==> flow/design.v <==
module Mux #(parameter N = 4)(
	input [N-1:0] A, B,
	input S,
	output [N-1:0] C
);
assign C = S? A: B;
endmodule 
module Adder #(parameter N = 4)(
    input [N-1:0] A,B,
    output [N-1:0] C
);
assign C = A+B;
endmodule
module Register #(parameter N = 10) (
	input clk, rst,
	input [N-1:0] D,
	input en,
	output logic [N-1:0] Q
);
always_ff @(posedge clk or posedge rst)
	if(rst) Q <= 10'h00;
	else if(en)
		Q <= D;
endmodule 
module Register_File(
    input  logic [3:0] A1, A2, A3,
    input  logic       clk,
    input  logic       rst,
    input  logic       WE3,
    input  logic [31:0] WD3,
    input  logic [31:0] R15,
    output logic [31:0] RD1, RD2
);
    logic [31:0] rf [14:0];   
    always_ff @(posedge clk) begin
        if (rst) begin
            for (int i = 0; i < 15; i++)
                rf[i] <= 32'h00000000;
        end else if (WE3) begin
            rf[A3] <= WD3;
        end
    end
    assign RD1 = (A1 == 4'b1111) ? R15 : rf[A1];
    assign RD2 = (A2 == 4'b1111) ? R15 : rf[A2];
endmodule
module Extender(
    input  logic [23:0] A,
    input  logic [1:0] ImmSrc,
    output logic [31:0] Out
);
 always_comb
    case(ImmSrc)
    2'b00: Out={24'b0,A[7:0]};
    2'b01: Out={20'b0,A[11:0]};
    2'b10: Out={{6{A[23]}},A[23:0],2'b00};
    default: Out=32'bx; 
    endcase
 endmodule
module ALU #(parameter N = 32)(
    input  logic [N-1:0] A,
    input  logic [N-1:0] B,
    input  logic [1:0]   ALUCtrl,
    output logic [N-1:0] Result,
    output logic [3:0]   Flags  
);
    logic [N:0] pre_Result;   
    logic [N:0] pre_Sub;      
    always_comb begin
        Result     = '0;
        pre_Result = '0;
        pre_Sub    = '0;
        Flags      = 4'b0000;
        case (ALUCtrl)
            2'b10: begin   
                Result = A & B;
            end
            2'b11: begin   
                Result = A | B;
            end
            2'b00: begin   
                pre_Result = {1'b0, A} + {1'b0, B};
                Result     = pre_Result[N-1:0];
                Flags[2]   = pre_Result[N];   
                Flags[3]   = (A[N-1] == B[N-1]) && (Result[N-1] != A[N-1]);  
            end
            2'b01: begin   
                pre_Sub    = {1'b0, A} - {1'b0, B};
                Result     = pre_Sub[N-1:0];
                Flags[2]   = pre_Sub[N];   
                Flags[3]   = (A[N-1] != B[N-1]) && (Result[N-1] != A[N-1]);  
            end
        endcase
        Flags[0] = (Result == 0);      
        Flags[1] = Result[N-1];        
    end
endmodule
module Condition_Check(
    input  logic [3:0] Flag,   
    input  logic [3:0] Cond,
    output logic       CondEx
);
logic V, C, N, Z;
assign {V, C, N, Z} = Flag;
always_comb begin
    case (Cond)
        4'b0000: CondEx = Z;                      
        4'b0001: CondEx = ~Z;                     
        4'b0010: CondEx = C;                      
        4'b0011: CondEx = ~C;                     
        4'b0100: CondEx = N;                      
        4'b0101: CondEx = ~N;                     
        4'b0110: CondEx = V;                      
        4'b0111: CondEx = ~V;                     
        4'b1000: CondEx = ~Z & C;                 
        4'b1001: CondEx = Z | ~C;                 
        4'b1010: CondEx = ~(N ^ V);               
        4'b1011: CondEx = N ^ V;                  
        4'b1100: CondEx = ~Z & ~(N ^ V);          
        4'b1101: CondEx = Z | (N ^ V);            
        4'b1110: CondEx = 1'b1;                   
        default: CondEx = 1'b0;                   
    endcase
end
endmodule
module Decoder (
	input logic [1:0] Op,
	input logic[5:0] Funct,
	input logic[3:0] Rd,
	output logic [1:0] FlagW,
	output logic PCS, RegW, MemW, MemtoReg, ALUSrc, 
	output logic [1:0] ImmSrc, RegSrc, ALUControl,
	output logic NoWrite
);
	logic Branch, ALUOP;
	PC_Logic pc_logic_inst(
		.Rd(Rd),
		.Branch(Branch), 
		.RegW(RegW),
		.PCS(PCS)
	);
	Main_Decoder main_decoder_inst(
		.Op(Op),
		.Funct(Funct),
		.Branch(Branch), 
		.RegW(RegW), 
		.MemW(MemW), 
		.MemtoReg(MemtoReg), 
		.ALUSrc(ALUSrc), 
		.ImmSrc(ImmSrc), 
		.RegSrc(RegSrc),
		.ALUOP(ALUOP)
	);
	ALU_Decoder alu_decoder_inst (
		.ALUOP(ALUOP),
		.Funct(Funct[4:0]),
		.ALUControl(ALUControl), 
		.FlagW(FlagW),
		.NoWrite(NoWrite)
	);
endmodule 
module PC_Logic (
	input logic [3:0] Rd,
	input logic Branch, RegW,
	output logic PCS
);
	assign PCS = ((Rd == 4'd15) & RegW) | Branch;
endmodule 
module Main_Decoder (
	input logic [1:0] Op,
	input logic [5:0] Funct,
	output logic Branch, RegW, MemW, MemtoReg, ALUSrc, 
	output logic [1:0] ImmSrc, RegSrc,
	output logic ALUOP
);
    always_comb begin
	     Branch = 0;
        RegW = 0;
        MemW = 0;
        MemtoReg = 0;
        ALUSrc = 0;
        ImmSrc = 2'b00;
        RegSrc = 2'b00;
        ALUOP = 0;
        case (Op)
            2'b00: begin
					 Branch = 0;
					 MemtoReg = 0;
					 MemW = 0;
					 RegW = 1;
					 ALUOP = 1;
                if (Funct[5] == 1'b0) begin
                    ALUSrc = 0;
                    RegSrc = 2'b00;
                end else begin
                    ALUSrc = 1;
                    ImmSrc = 2'b00;
                    RegSrc = 2'b00;  
                end
            end
            2'b01: begin
					 Branch = 0;
					 ALUSrc = 1;
					 ImmSrc = 2'b01;
					 ALUOP = 0;
                if (Funct[0] == 1'b0) begin
                    MemW  = 1;
                    RegW  = 0;
                    RegSrc = 2'b10;
                end else begin
						  MemtoReg = 1;
						  MemW = 0;
						  RegW = 1;
						  RegSrc = 2'b00;
                end
            end
            2'b10: begin
					 Branch = 1;
					 MemtoReg = 0;
					 MemW = 0;
					 ALUSrc = 1;
					 ImmSrc = 2'b10;
					 RegW = 0;
					 RegSrc = 2'b01;
					 ALUOP = 0;
            end
        endcase
    end
endmodule
module ALU_Decoder (
	input logic ALUOP,
	input logic [4:0] Funct,
	output logic [1:0] ALUControl, FlagW,
	output logic NoWrite
);
	always_comb begin
		 case (ALUOP)
			  1'b0: begin
					ALUControl = 2'b00;
					FlagW      = 2'b00;
					NoWrite    = 1'b0;
			  end
			  1'b1: begin
					case (Funct[4:1])
						 4'b0100: begin
							  ALUControl = 2'b00;
							  FlagW      = Funct[0] ? 2'b11 : 2'b00;
							  NoWrite    = 1'b0;
						 end
						 4'b0010: begin
							  ALUControl = 2'b01;
							  FlagW      = Funct[0] ? 2'b11 : 2'b00;
							  NoWrite    = 1'b0;
						 end
						 4'b0000: begin
							  ALUControl = 2'b10;
							  FlagW      = Funct[0] ? 2'b10 : 2'b00;
							  NoWrite    = 1'b0;
						 end
						 4'b1100: begin
							  ALUControl = 2'b11;
							  FlagW      = Funct[0] ? 2'b10 : 2'b00;
							  NoWrite    = 1'b0;
						 end
						 4'b1010: begin 
							  ALUControl = 2'b01;
							  FlagW = 2'b11;
							  NoWrite = 1'b1;
						 end
						 default: begin
							  ALUControl = 2'b00;
							  FlagW      = 2'b00;
							  NoWrite    = 1'b0;
						 end
					endcase
			  end
		 endcase
	end
endmodule 
module Control_Unit(
    input  logic [3:0] Cond,
    input  logic [1:0] Op,
    input  logic [5:0] Funct,
    input  logic [3:0] Rd,
    input  logic [3:0] Flags,
    input  logic       clk,
    input  logic       rst,
    output logic       PCSrc,
    output logic       MemtoReg,
    output logic       MemWrite,
    output logic [1:0] ALUControl,
    output logic       ALUSrc,
    output logic [1:0] ImmSrc,
    output logic       RegWrite,
    output logic [1:0] RegSrc
);
    logic       RegW;
    logic       MemW;
    logic       ALUOP;
    logic       Branch;
    logic       PCS;
    logic       CondEx;
    logic [1:0] FlagW;
    logic [3:0] ALUfLags;
	 logic NoWrite;
	Decoder decoder_inst (
		.Op(Op),
		.Funct(Funct),
		.Rd(Rd),
		.FlagW(FlagW),
		.PCS(PCS), 
		.RegW(RegW), 
		.MemW(MemW), 
		.MemtoReg(MemtoReg), 
		.ALUSrc(ALUSrc), 
		.ImmSrc(ImmSrc), 
		.RegSrc(RegSrc), 
		.ALUControl(ALUControl),
		.NoWrite(NoWrite)
	);
    Register #(2) Register_Flag1(
        .clk(clk), 
        .rst(rst),
        .D(Flags[3:2]),
        .en(FlagW[1] & CondEx),
        .Q(ALUfLags[3:2])
    );
    Register #(2) Register_Flag2(
        .clk(clk), 
        .rst(rst),
        .D(Flags[1:0]),
        .en(FlagW[0] & CondEx),
        .Q(ALUfLags[1:0])
    );
    Condition_Check inst_Condition_Check(
        .Flag(ALUfLags), 
        .Cond(Cond), 
        .CondEx(CondEx)
    );
    assign PCSrc     = PCS & CondEx & ~NoWrite;
    assign RegWrite  = RegW & CondEx;
    assign MemWrite  = MemW & CondEx;
endmodule
module CPU (
	input logic clk, rst,
	input logic [31:0] Instr,
	input logic [31:0] ReadData,
	output logic [31:0] WriteData,
	output logic MemWrite,
	output logic [31:0] PC,
	output logic [31:0] ALUResult,
	output logic [31:0] Result
);
	logic [3:0] RA1, RA2;
	logic [31:0] SrcA, SrcB;
	logic [31:0] next_PC, PCPlus4, PCPlus8;
	logic [31:0] ExtImm;
	logic PCSrc;
	logic MemtoReg;
	logic [1:0] ALUControl;
	logic ALUSrc;
	logic [1:0] ImmSrc;
	logic RegWrite;
	logic [1:0] RegSrc;
	logic [3:0] AluFlags;
	logic started;
	logic load_PC;
	always_ff @(posedge clk or posedge rst) begin
		if (rst)
			started <= 0;
		else
			started <= 1;
	end
	assign load_PC = started;
	Mux #(.N(32)) next_PC_inst (
		.A(Result),
		.B(PCPlus4),
		.S(PCSrc),
		.C(next_PC)
	);
	Register #(.N(32)) PC_Register (
		.clk(clk), 
		.rst(rst),
		.D(next_PC),
		.en(load_PC),
		.Q(PC)
	);
	Mux #(.N(4)) RA1_inst (
		.A(4'd15),
		.B(Instr[19:16]),
		.S(RegSrc[0]),
		.C(RA1)
	);
	Mux #(.N(4)) RA2_inst (
		.A(Instr[15:12]),
		.B(Instr[3:0]),
		.S(RegSrc[1]),
		.C(RA2)
	);
	Adder #(.N(32)) PCPlus4_inst (
		.A(PC),
		.B(32'd4),
		.C(PCPlus4)
	);
	Adder #(.N(32)) PCPlus8_inst (
		.A(32'd8),
		.B(PC),
		.C(PCPlus8)
	);
	Register_File Reg_file_inst (
		.A1(RA1),
		.A2(RA2),
		.A3(Instr[15:12]),
		.clk(clk),
		.rst(rst),
		.WE3(RegWrite),
		.R15(PCPlus8),
		.RD1(SrcA),
		.RD2(WriteData),
		.WD3(Result)
	);
	Extender Extender_ins (
		.A(Instr[23:0]),
		.ImmSrc(ImmSrc),
		.Out(ExtImm)
	);
	Mux #(.N(32)) ALUSrc_inst (
		.A(ExtImm),
		.B(WriteData),
		.S(ALUSrc),
		.C(SrcB)
	);
	ALU #(.N(32)) ALU_inst (
		.A(SrcA),
		.B(SrcB),
		.ALUCtrl(ALUControl),
		.Result(ALUResult),
		.Flags(AluFlags)
	);
	Mux #(.N(32)) MemToReg_inst (
		.A(ReadData),
		.B(ALUResult),
		.S(MemtoReg),
		.C(Result)
	);
	Control_Unit CU_Inst (
		.clk(clk),
		.rst(rst),
		.Cond(Instr[31:28]),
		.Op(Instr[27:26]),
		.Funct(Instr[25:20]),
		.Rd(Instr[15:12]),
		.Flags(AluFlags),
		.PCSrc(PCSrc),
		.MemtoReg(MemtoReg),
		.MemWrite(MemWrite),
		.ALUControl(ALUControl),
		.ALUSrc(ALUSrc),
		.ImmSrc(ImmSrc),
		.RegWrite(RegWrite),
		.RegSrc(RegSrc)
	);
endmodule
Hand-over note for CPU

Reports on CPU

Each step is given for the RTL above and for the edited RTL.
"before" refers to lines of the RTL above, "after" to lines of the edited file.
"change": "after" minus "before" as printed here.
Operators carry their Yosys type and port widths (W data, S select, Z words).
A cell with -- has no value.

Design top: CPU
Clock input: clk
Cell library: sky130hd
Library corner: tt_025C_1v80

Diff

The edit as a unified diff against the file above.
The edited RTL no longer does the same as the RTL above: the edit was made by script, with no optimisation intended.

```diff
@@ -385,5 +385,5 @@
 		.Q(PC)
 	);
-	Mux #(.N(4)) RA1_inst (
+	Mux #(.N(2)) RA1_inst (
 		.A(4'd15),
 		.B(Instr[19:16]),
```

Elaborated design

Source: Yosys, flattened and elaborated, memories not mapped. Widths are those after wreduce. Registers that Yosys merges into a memory's read port (data or address) are not register bits. Print and check cells do not count. Equal cells are merged and count once.
Memory sizes are those after Yosys's memory passes, which may raise the word count (mostly to a power of two), join words into wider ones and drop unused or constant bits.

Cells by class:

| what                  | before | after | change |
| add/sub/neg operators | 4      | 4     | 0 |
| eq/ne operators       | 32     | 31    | -1 |
| muxes and demuxes     | 39     | 38    | -1 |
| bitwise logic cells   | 22     | 22    | 0 |
| reduce/logical cells  | 13     | 13    | 0 |

Operators with widths:

| operator             | before | after | change |
| $eq A4 B4 Y1 const B | 12     | 11    | -1 |
| $mux W32             | 7      | 6     | -1 |
| $mux W4              | 4      | 3     | -1 |
| $mux W2              | 3      | 4     | +1 |

Operator kinds equal on both sides are left out: 30.

Bit counts:

| what                    | before | after | change |
| register bits           | 37     | 37    | 0 |
| memory bits (writable)  | 512    | 512   | 0 |
| memory cells            | 1      | 1     | 0 |
| input port bits         | 66     | 66    | 0 |
| output and inout bits   | 129    | 129   | 0 |
| cells after elaboration | 115    | 113   | -2 |

Longest topological paths

Longest topological path by Yosys (ltp), each cell counted once; first at word level (registers and memories cut), then after technology mapping (sequential cells cut; the memories' decode and read muxes count).

Logic depth:

| what                          | before | after | change |
| word-level depth              | 11     | 11    | 0 |
| ABC_AREA                      | 0      | 0     | -- |
| gate-level depth with buffers | 30     | 31    | +1 |
| depth with buffers taken out  | 24     | 25    | +1 |

Netlist

Yosys stat after the flow's synthesis: flattened, memories mapped to cells. It holds for the ABC_AREA given above (unset counts as 0); a run with the other value may have another netlist.

Cell types:

| cell                      | before | after | change |
| sky130_fd_sc_hd__nand2_1  | 351    | 178   | -173 |
| sky130_fd_sc_hd__a31oi_1  | 99     | 15    | -84 |
| sky130_fd_sc_hd__o21ai_0  | 196    | 129   | -67 |
| sky130_fd_sc_hd__mux2i_1  | 110    | 174   | +64 |
| sky130_fd_sc_hd__nor2_1   | 681    | 623   | -58 |
| sky130_fd_sc_hd__mux2_2   | 62     | 10    | -52 |
| sky130_fd_sc_hd__clkbuf_1 | 221    | 173   | -48 |
| sky130_fd_sc_hd__buf_2    | 53     | 14    | -39 |
| sky130_fd_sc_hd__nor3_1   | 63     | 32    | -31 |
| sky130_fd_sc_hd__a211oi_1 | 49     | 20    | -29 |
| sky130_fd_sc_hd__a21oi_1  | 137    | 109   | -28 |
| sky130_fd_sc_hd__o22ai_1  | 38     | 14    | -24 |
| sky130_fd_sc_hd__nor2b_1  | 47     | 26    | -21 |
| sky130_fd_sc_hd__buf_1    | 13     | 27    | +14 |
| sky130_fd_sc_hd__a221o_1  | 16     | 4     | -12 |
| sky130_fd_sc_hd__o21bai_1 | 12     | 4     | -8 |
| sky130_fd_sc_hd__o31ai_1  | 17     | 10    | -7 |
| sky130_fd_sc_hd__nand4_1  | 12     | 19    | +7 |

Cell types equal on both sides are left out: 14.
Not every row of either side is listed.

Synthesis totals:

| what                           | before  | after   | change |
| cells in the netlist           | 3558    | 2913    | -645 |
| chip area (Yosys) (um2)        | 34682.0 | 31117.3 | -3564.7 |
| area of sequential cells (um2) | 15399.8 | 15429.8 | +30.0 |
| flip-flops                     | 519     | 520     | +1 |
| buffers                        | 298     | 219     | -79 |

The figures by module come from a second, unflattened synthesis with its own total; it is not the netlist above.

Unflattened totals:

| what                                          | before  | after   | change |
| cells (unflattened synthesis)                 | 3388    | 3386    | -2 |
| area total of the unflattened synthesis (um2) | 38894.8 | 38872.3 | -22.5 |

Rows give one instance, submodules left out.

Modules, before:

| module           | times used | cells | area (um2) | seq. area (um2) |
| Register_File    | 1          | 1770  | 26007.4    | 14413.8 |
| ALU #(N=32)      | 1          | 812   | 5341.4     | 0.0 |
| Adder #(N=32)    | 2          | 248   | 1739.2     | 0.0 |
| Mux #(N=32)      | 3          | 36    | 544.3      | 0.0 |
| Register #(N=32) | 1          | 69    | 1348.8     | 800.8 |
| Extender         | 1          | 45    | 311.5      | 0.0 |
| Condition_Check  | 1          | 28    | 193.9      | 0.0 |
| Register #(N=2)  | 2          | 5     | 76.3       | 50.0 |
| ALU_Decoder      | 1          | 16    | 128.9      | 0.0 |
| Main_Decoder     | 1          | 15    | 118.9      | 0.0 |
| Mux #(N=4)       | 2          | 4     | 45.0       | 0.0 |
| Control_Unit     | 1          | 5     | 38.8       | 0.0 |
| CPU              | 1          | 4     | 36.3       | 25.0 |
| PC_Logic         | 1          | 2     | 15.0       | 0.0 |
| Decoder          | 1          | 0     | 0.0        | 0.0 |

Modules, after:

| module           | times used | cells | area (um2) | seq. area (um2) |
| Register_File    | 1          | 1770  | 26007.4    | 14413.8 |
| ALU #(N=32)      | 1          | 812   | 5341.4     | 0.0 |
| Adder #(N=32)    | 2          | 248   | 1739.2     | 0.0 |
| Mux #(N=32)      | 3          | 36    | 544.3      | 0.0 |
| Register #(N=32) | 1          | 69    | 1348.8     | 800.8 |
| Extender         | 1          | 45    | 311.5      | 0.0 |
| Condition_Check  | 1          | 28    | 193.9      | 0.0 |
| Register #(N=2)  | 2          | 5     | 76.3       | 50.0 |
| ALU_Decoder      | 1          | 16    | 128.9      | 0.0 |
| Main_Decoder     | 1          | 15    | 118.9      | 0.0 |
| Mux #(N=4)       | 1          | 4     | 45.0       | 0.0 |
| Control_Unit     | 1          | 5     | 38.8       | 0.0 |
| CPU              | 1          | 4     | 36.3       | 25.0 |
| Mux #(N=2)       | 1          | 2     | 22.5       | 0.0 |

after: Further modules, not shown: 2.

Timing after synthesis

Path of least setup slack by OpenSTA after synthesis, without wires, with an ideal clock, recovery checks aside; 20% of the period is set as input and as output delay. Where synthesis merged equal registers, the netlist keeps one of their names.

Timing after synthesis:

| what                                | before          | after           | change |
| path type                           | input to output | input to output | -- |
| from                                | in Instr[27]    | in Instr[27]    | -- |
| to                                  | out Result[26]  | out Result[30]  | -- |
| clock period (ps)                   | 20000           | 20000           | 0 |
| input delay (ps)                    | 4000            | 4000            | 0 |
| output delay (ps)                   | 4000            | 4000            | 0 |
| time at the first pin (ps)          | 4000            | 4000            | 0 |
| arrival time (ps)                   | 9370            | 10050           | +680 |
| required time (ps)                  | 16000           | 16000           | 0 |
| slack (ps)                          | 6630            | 5950            | -680 |
| path delay (ps)                     | 5370            | 6050            | +680 |
| driving pins on the path            | 24              | 26              | +2 |
| buffers on the path                 | 2               | 4               | +2 |
| period reached after synthesis (ps) | 13370           | 14050           | +680 |

"path delay" = arrival - input delay + setup time.
A path that ends at an output port has no setup time.
"driving pins on the path" counts driving pins, that of a launching flip-flop among them; a cell with two outputs on the path counts twice.
"period reached after synthesis" is the clock period less the worst setup slack; recovery checks do not enter. This is arithmetic on one report: input and output delays are still those of the set period (20% each).
The rows between start and end are the longest chain of elaborated cells between them; the timing report does not say that the signal goes this way. Where chains are equally long, one stands for them.
A line is the first line of the expression or statement that the cell stems from. Yosys adds cells for indexed reads and writes and turns some case tables into memories.
The chain passes a memory read, where the word-level depth is cut; so it can be longer than that depth.

On the way, after synthesis, before:
Path through: sky130_fd_sc_hd__inv_1 -> sky130_fd_sc_hd__ha_1 -> sky130_fd_sc_hd__nand2b_1 -> sky130_fd_sc_hd__buf_4 -> sky130_fd_sc_hd__mux2i_2 -> sky130_fd_sc_hd__mux4_2 -> sky130_fd_sc_hd__mux4_2 -> sky130_fd_sc_hd__a21oi_1 -> sky130_fd_sc_hd__nor2_1 -> sky130_fd_sc_hd__a31o_2 -> sky130_fd_sc_hd__ha_1 -> sky130_fd_sc_hd__fa_1 -> sky130_fd_sc_hd__o21bai_1 -> sky130_fd_sc_hd__and3b_1 -> sky130_fd_sc_hd__nor3_1 -> sky130_fd_sc_hd__a2111o_1 -> sky130_fd_sc_hd__a31oi_4 -> sky130_fd_sc_hd__a21boi_0 -> sky130_fd_sc_hd__xnor2_1 -> sky130_fd_sc_hd__a21oi_1 -> sky130_fd_sc_hd__o21ai_2 -> sky130_fd_sc_hd__mux2i_2 -> sky130_fd_sc_hd__buf_2 -> sky130_fd_sc_hd__inv_1
Length of the longest elaborated chain: 9
Elaborated cells between the ends (all ways): 33
RTL lines with such cells: 12
Those cells by class: add/sub: 2; eq/ne: 9; mux: 14; logic: 3; reduce/logical: 4; memory: 1

RTL lines, path after synthesis, before:

| what             | RTL line | RTL |
| from (decl)      | 345      | `input logic [31:0] Instr,` |
| $eq A2 B2 Y1     | 184      | `case (Op)` |
| $pmux W2 S2      | 184      |  |
| $mux W4          | 6        | `assign C = S? A: B;` |
| $mem_v2 Z16 W32  | 34       | `logic [31:0] rf [14:0];` |
| $mux W32         | 44       | `assign RD2 = (A2 == 4'b1111) ? R15 : rf[A2];` |
| $mux W32         | 6        |  |
| $sub A32 B32 Y33 | 87       | `pre_Sub    = {1'b0, A} - {1'b0, B};` |
| $pmux W32 S4     | 73       | `case (ALUCtrl)` |
| $mux W32         | 6        |  |
| to (decl)        | 351      | `output logic [31:0] Result` |

Nets of the timed path that keep an RTL name, with a line that drives or declares them; the list need not be complete.

Named nets, after synthesis, before:

| signal        | RTL line |
| ALUResult[26] | 73 |

On the way, after synthesis, after:
Path through: sky130_fd_sc_hd__inv_1 -> sky130_fd_sc_hd__ha_1 -> sky130_fd_sc_hd__nor2b_1 -> sky130_fd_sc_hd__buf_2 -> sky130_fd_sc_hd__mux2i_1 -> sky130_fd_sc_hd__clkbuf_1 -> sky130_fd_sc_hd__buf_2 -> sky130_fd_sc_hd__mux4_2 -> sky130_fd_sc_hd__a211oi_1 -> sky130_fd_sc_hd__a21oi_1 -> sky130_fd_sc_hd__o21ai_0 -> sky130_fd_sc_hd__o21a_1 -> sky130_fd_sc_hd__inv_1 -> sky130_fd_sc_hd__fa_1 -> sky130_fd_sc_hd__a21o_1 -> sky130_fd_sc_hd__a221o_2 -> sky130_fd_sc_hd__a211o_1 -> sky130_fd_sc_hd__o2111ai_1 -> sky130_fd_sc_hd__nand3_1 -> sky130_fd_sc_hd__a221oi_1 -> sky130_fd_sc_hd__mux2i_1 -> sky130_fd_sc_hd__a211o_1 -> sky130_fd_sc_hd__and2_1 -> sky130_fd_sc_hd__mux2i_2 -> sky130_fd_sc_hd__buf_2 -> sky130_fd_sc_hd__inv_1
Length of the longest elaborated chain: 9
Elaborated cells between the ends (all ways): 31
RTL lines with such cells: 11
Those cells by class: add/sub: 2; eq/ne: 8; mux: 13; logic: 3; reduce/logical: 4; memory: 1

RTL lines, path after synthesis, after:

| what             | RTL line | RTL |
| from (decl)      | 345      | `input logic [31:0] Instr,` |
| $eq A2 B2 Y1     | 184      | `case (Op)` |
| $pmux W2 S2      | 184      |  |
| $mux W4          | 6        | `assign C = S? A: B;` |
| $mem_v2 Z16 W32  | 34       | `logic [31:0] rf [14:0];` |
| $mux W32         | 44       | `assign RD2 = (A2 == 4'b1111) ? R15 : rf[A2];` |
| $mux W32         | 6        |  |
| $sub A32 B32 Y33 | 87       | `pre_Sub    = {1'b0, A} - {1'b0, B};` |
| $pmux W32 S4     | 73       | `case (ALUCtrl)` |
| $mux W32         | 6        |  |
| to (decl)        | 351      | `output logic [31:0] Result` |

Named nets, after synthesis, after:

| signal        | RTL line |
| ALUResult[30] | 73 |

Timing after layout

Path of least setup slack in the final report of the runs of pair 1 (OpenROAD, finished layout, wires in). Where an end is a register, its clock arrival counts in the times.
The path's times are printed in steps of 10 ps; the period is the one set.

Timing after layout:

| what                       | before          | after           | change |
| path type                  | input to output | input to output | -- |
| from                       | in Instr[27]    | in Instr[27]    | -- |
| to                         | out Result[31]  | out Result[24]  | -- |
| clock period (ps)          | 17200           | 17200           | 0 |
| input delay (ps)           | 3440            | 3440            | 0 |
| output delay (ps)          | 3440            | 3440            | 0 |
| time at the first pin (ps) | 3440            | 3440            | 0 |
| arrival time (ps)          | 12330           | 12030           | -300 |
| required time (ps)         | 13760           | 13760           | 0 |
| slack (ps)                 | 1430            | 1730            | +300 |
| driving pins on the path   | 23              | 23              | 0 |
| buffers on the path        | 3               | 4               | +1 |

The rows between start and end are the longest chain of elaborated cells between them; the timing report does not say that the signal goes this way. Where chains are equally long, one stands for them.
The chain passes a memory read, where the word-level depth is cut; so it can be longer than that depth.

On the way, after layout, before:
Path through: sky130_fd_sc_hd__clkdlybuf4s50_1 -> sky130_fd_sc_hd__inv_1 -> sky130_fd_sc_hd__ha_1 -> sky130_fd_sc_hd__nand2b_1 -> sky130_fd_sc_hd__mux2_8 -> sky130_fd_sc_hd__buf_4 -> sky130_fd_sc_hd__mux4_2 -> sky130_fd_sc_hd__mux4_2 -> sky130_fd_sc_hd__nor2_1 -> sky130_fd_sc_hd__nor2_1 -> sky130_fd_sc_hd__a31o_2 -> sky130_fd_sc_hd__ha_1 -> sky130_fd_sc_hd__nand4b_1 -> sky130_fd_sc_hd__nor4_1 -> sky130_fd_sc_hd__o211ai_1 -> sky130_fd_sc_hd__a21oi_2 -> sky130_fd_sc_hd__a21oi_1 -> sky130_fd_sc_hd__nor2_1 -> sky130_fd_sc_hd__mux2i_1 -> sky130_fd_sc_hd__a31oi_4 -> sky130_fd_sc_hd__mux2i_4 -> sky130_fd_sc_hd__inv_2 -> sky130_fd_sc_hd__clkdlybuf4s50_1
Length of the longest elaborated chain: 9
Elaborated cells between the ends (all ways): 33
RTL lines with such cells: 12
Those cells by class: add/sub: 2; eq/ne: 9; mux: 14; logic: 3; reduce/logical: 4; memory: 1

RTL lines, path after layout, before:

| what             | RTL line | RTL |
| from (decl)      | 345      | `input logic [31:0] Instr,` |
| $eq A2 B2 Y1     | 184      | `case (Op)` |
| $pmux W2 S2      | 184      |  |
| $mux W4          | 6        | `assign C = S? A: B;` |
| $mem_v2 Z16 W32  | 34       | `logic [31:0] rf [14:0];` |
| $mux W32         | 44       | `assign RD2 = (A2 == 4'b1111) ? R15 : rf[A2];` |
| $mux W32         | 6        |  |
| $sub A32 B32 Y33 | 87       | `pre_Sub    = {1'b0, A} - {1'b0, B};` |
| $pmux W32 S4     | 73       | `case (ALUCtrl)` |
| $mux W32         | 6        |  |
| to (decl)        | 351      | `output logic [31:0] Result` |

On the way, after layout, after:
Path through: sky130_fd_sc_hd__clkdlybuf4s50_1 -> sky130_fd_sc_hd__inv_1 -> sky130_fd_sc_hd__ha_1 -> sky130_fd_sc_hd__nor2b_1 -> sky130_fd_sc_hd__buf_4 -> sky130_fd_sc_hd__mux2_8 -> sky130_fd_sc_hd__buf_4 -> sky130_fd_sc_hd__mux4_2 -> sky130_fd_sc_hd__mux4_2 -> sky130_fd_sc_hd__a21oi_1 -> sky130_fd_sc_hd__nor2_1 -> sky130_fd_sc_hd__a31o_2 -> sky130_fd_sc_hd__ha_1 -> sky130_fd_sc_hd__nor2b_1 -> sky130_fd_sc_hd__nand3_1 -> sky130_fd_sc_hd__o41ai_1 -> sky130_fd_sc_hd__o21a_1 -> sky130_fd_sc_hd__o22ai_1 -> sky130_fd_sc_hd__xnor2_1 -> sky130_fd_sc_hd__o21ai_0 -> sky130_fd_sc_hd__mux2i_2 -> sky130_fd_sc_hd__inv_1 -> sky130_fd_sc_hd__clkdlybuf4s50_1
Length of the longest elaborated chain: 9
Elaborated cells between the ends (all ways): 31
RTL lines with such cells: 11
Those cells by class: add/sub: 2; eq/ne: 8; mux: 13; logic: 3; reduce/logical: 4; memory: 1

RTL lines, path after layout, after:

| what             | RTL line | RTL |
| from (decl)      | 345      | `input logic [31:0] Instr,` |
| $eq A2 B2 Y1     | 184      | `case (Op)` |
| $pmux W2 S2      | 184      |  |
| $mux W4          | 6        | `assign C = S? A: B;` |
| $mem_v2 Z16 W32  | 34       | `logic [31:0] rf [14:0];` |
| $mux W32         | 44       | `assign RD2 = (A2 == 4'b1111) ? R15 : rf[A2];` |
| $mux W32         | 6        |  |
| $sub A32 B32 Y33 | 87       | `pre_Sub    = {1'b0, A} - {1'b0, B};` |
| $pmux W32 S4     | 73       | `case (ALUCtrl)` |
| $mux W32         | 6        |  |
| to (decl)        | 351      | `output logic [31:0] Result` |

Flow runs

Runs of the flow (Yosys, OpenROAD) on both versions; the two runs of a pair have the same settings. The constraints put input and output delay at 20% of the set period each and load the outputs with 0.01 pF.

Flow settings, pair 1:
CORE_UTILIZATION: 40
period_ns: 17.2
CAP_MARGIN: 20
CORE_MARGIN: 2
SLEW_MARGIN: 20

Measured results, pair 1:

| what                                         | before  | after   | change |
| mapped cell area after synthesis (um2)       | 34682.0 | 31117.3 | -3564.7 |
| die area (um2)                               | 89075.4 | 80040.9 | -9034.5 |
| standard-cell area of the final layout (um2) | 39561.7 | 36155.9 | -3405.8 |
| post-route utilization                       | 0.462   | 0.468   | +0.006 |
| worst setup slack after layout (ps)          | 1430    | 1734    | +304 |
| total negative slack on setup checks (ps)    | 0       | 0       | 0 |
| worst hold slack after layout (ps)           | 495     | 613     | +118 |
| total power of the final layout (uW)         | 4908    | 4177    | -731 |
| reached clock period (ps)                    | 15770   | 15466   | -304 |

Flow settings, pair 2:
ABC_AREA: 0
CAP_MARGIN: 0
CORE_ASPECT_RATIO: 1.28
CORE_UTILIZATION: 21
CTS_CLUSTER_DIAMETER: 130
MAX_ROUTING_LAYER: met5
PLACE_DENSITY_LB_ADDON: 0.04
SETUP_SLACK_MARGIN: 3.31
period_ns: 27.6
CORE_MARGIN: 2
SLEW_MARGIN: 20

Measured results, pair 2:

| what                                         | before   | after    | change |
| mapped cell area after synthesis (um2)       | 34682.0  | 31117.3  | -3564.7 |
| die area (um2)                               | 168443.0 | 151295.0 | -17148.0 |
| standard-cell area of the final layout (um2) | 41237.0  | 37524.7  | -3712.3 |
| post-route utilization                       | 0.252    | 0.255    | +0.003 |
| worst setup slack after layout (ps)          | 7070     | 6906     | -164 |
| total negative slack on setup checks (ps)    | 0        | 0        | 0 |
| worst hold slack after layout (ps)           | 518      | 611      | +93 |
| total power of the final layout (uW)         | 3232     | 2679     | -553 |
| reached clock period (ps)                    | 20530    | 20694    | +164 |

"reached clock period" means the clock period less the worst setup slack. The figure is calculated, with input and output delays left at 20% of the set period.
By "total power of the final layout" is meant OpenSTA's value without simulated activity: inputs other than the clock are taken to toggle once in ten clock periods, and the tool carries that through the logic.

End of note.
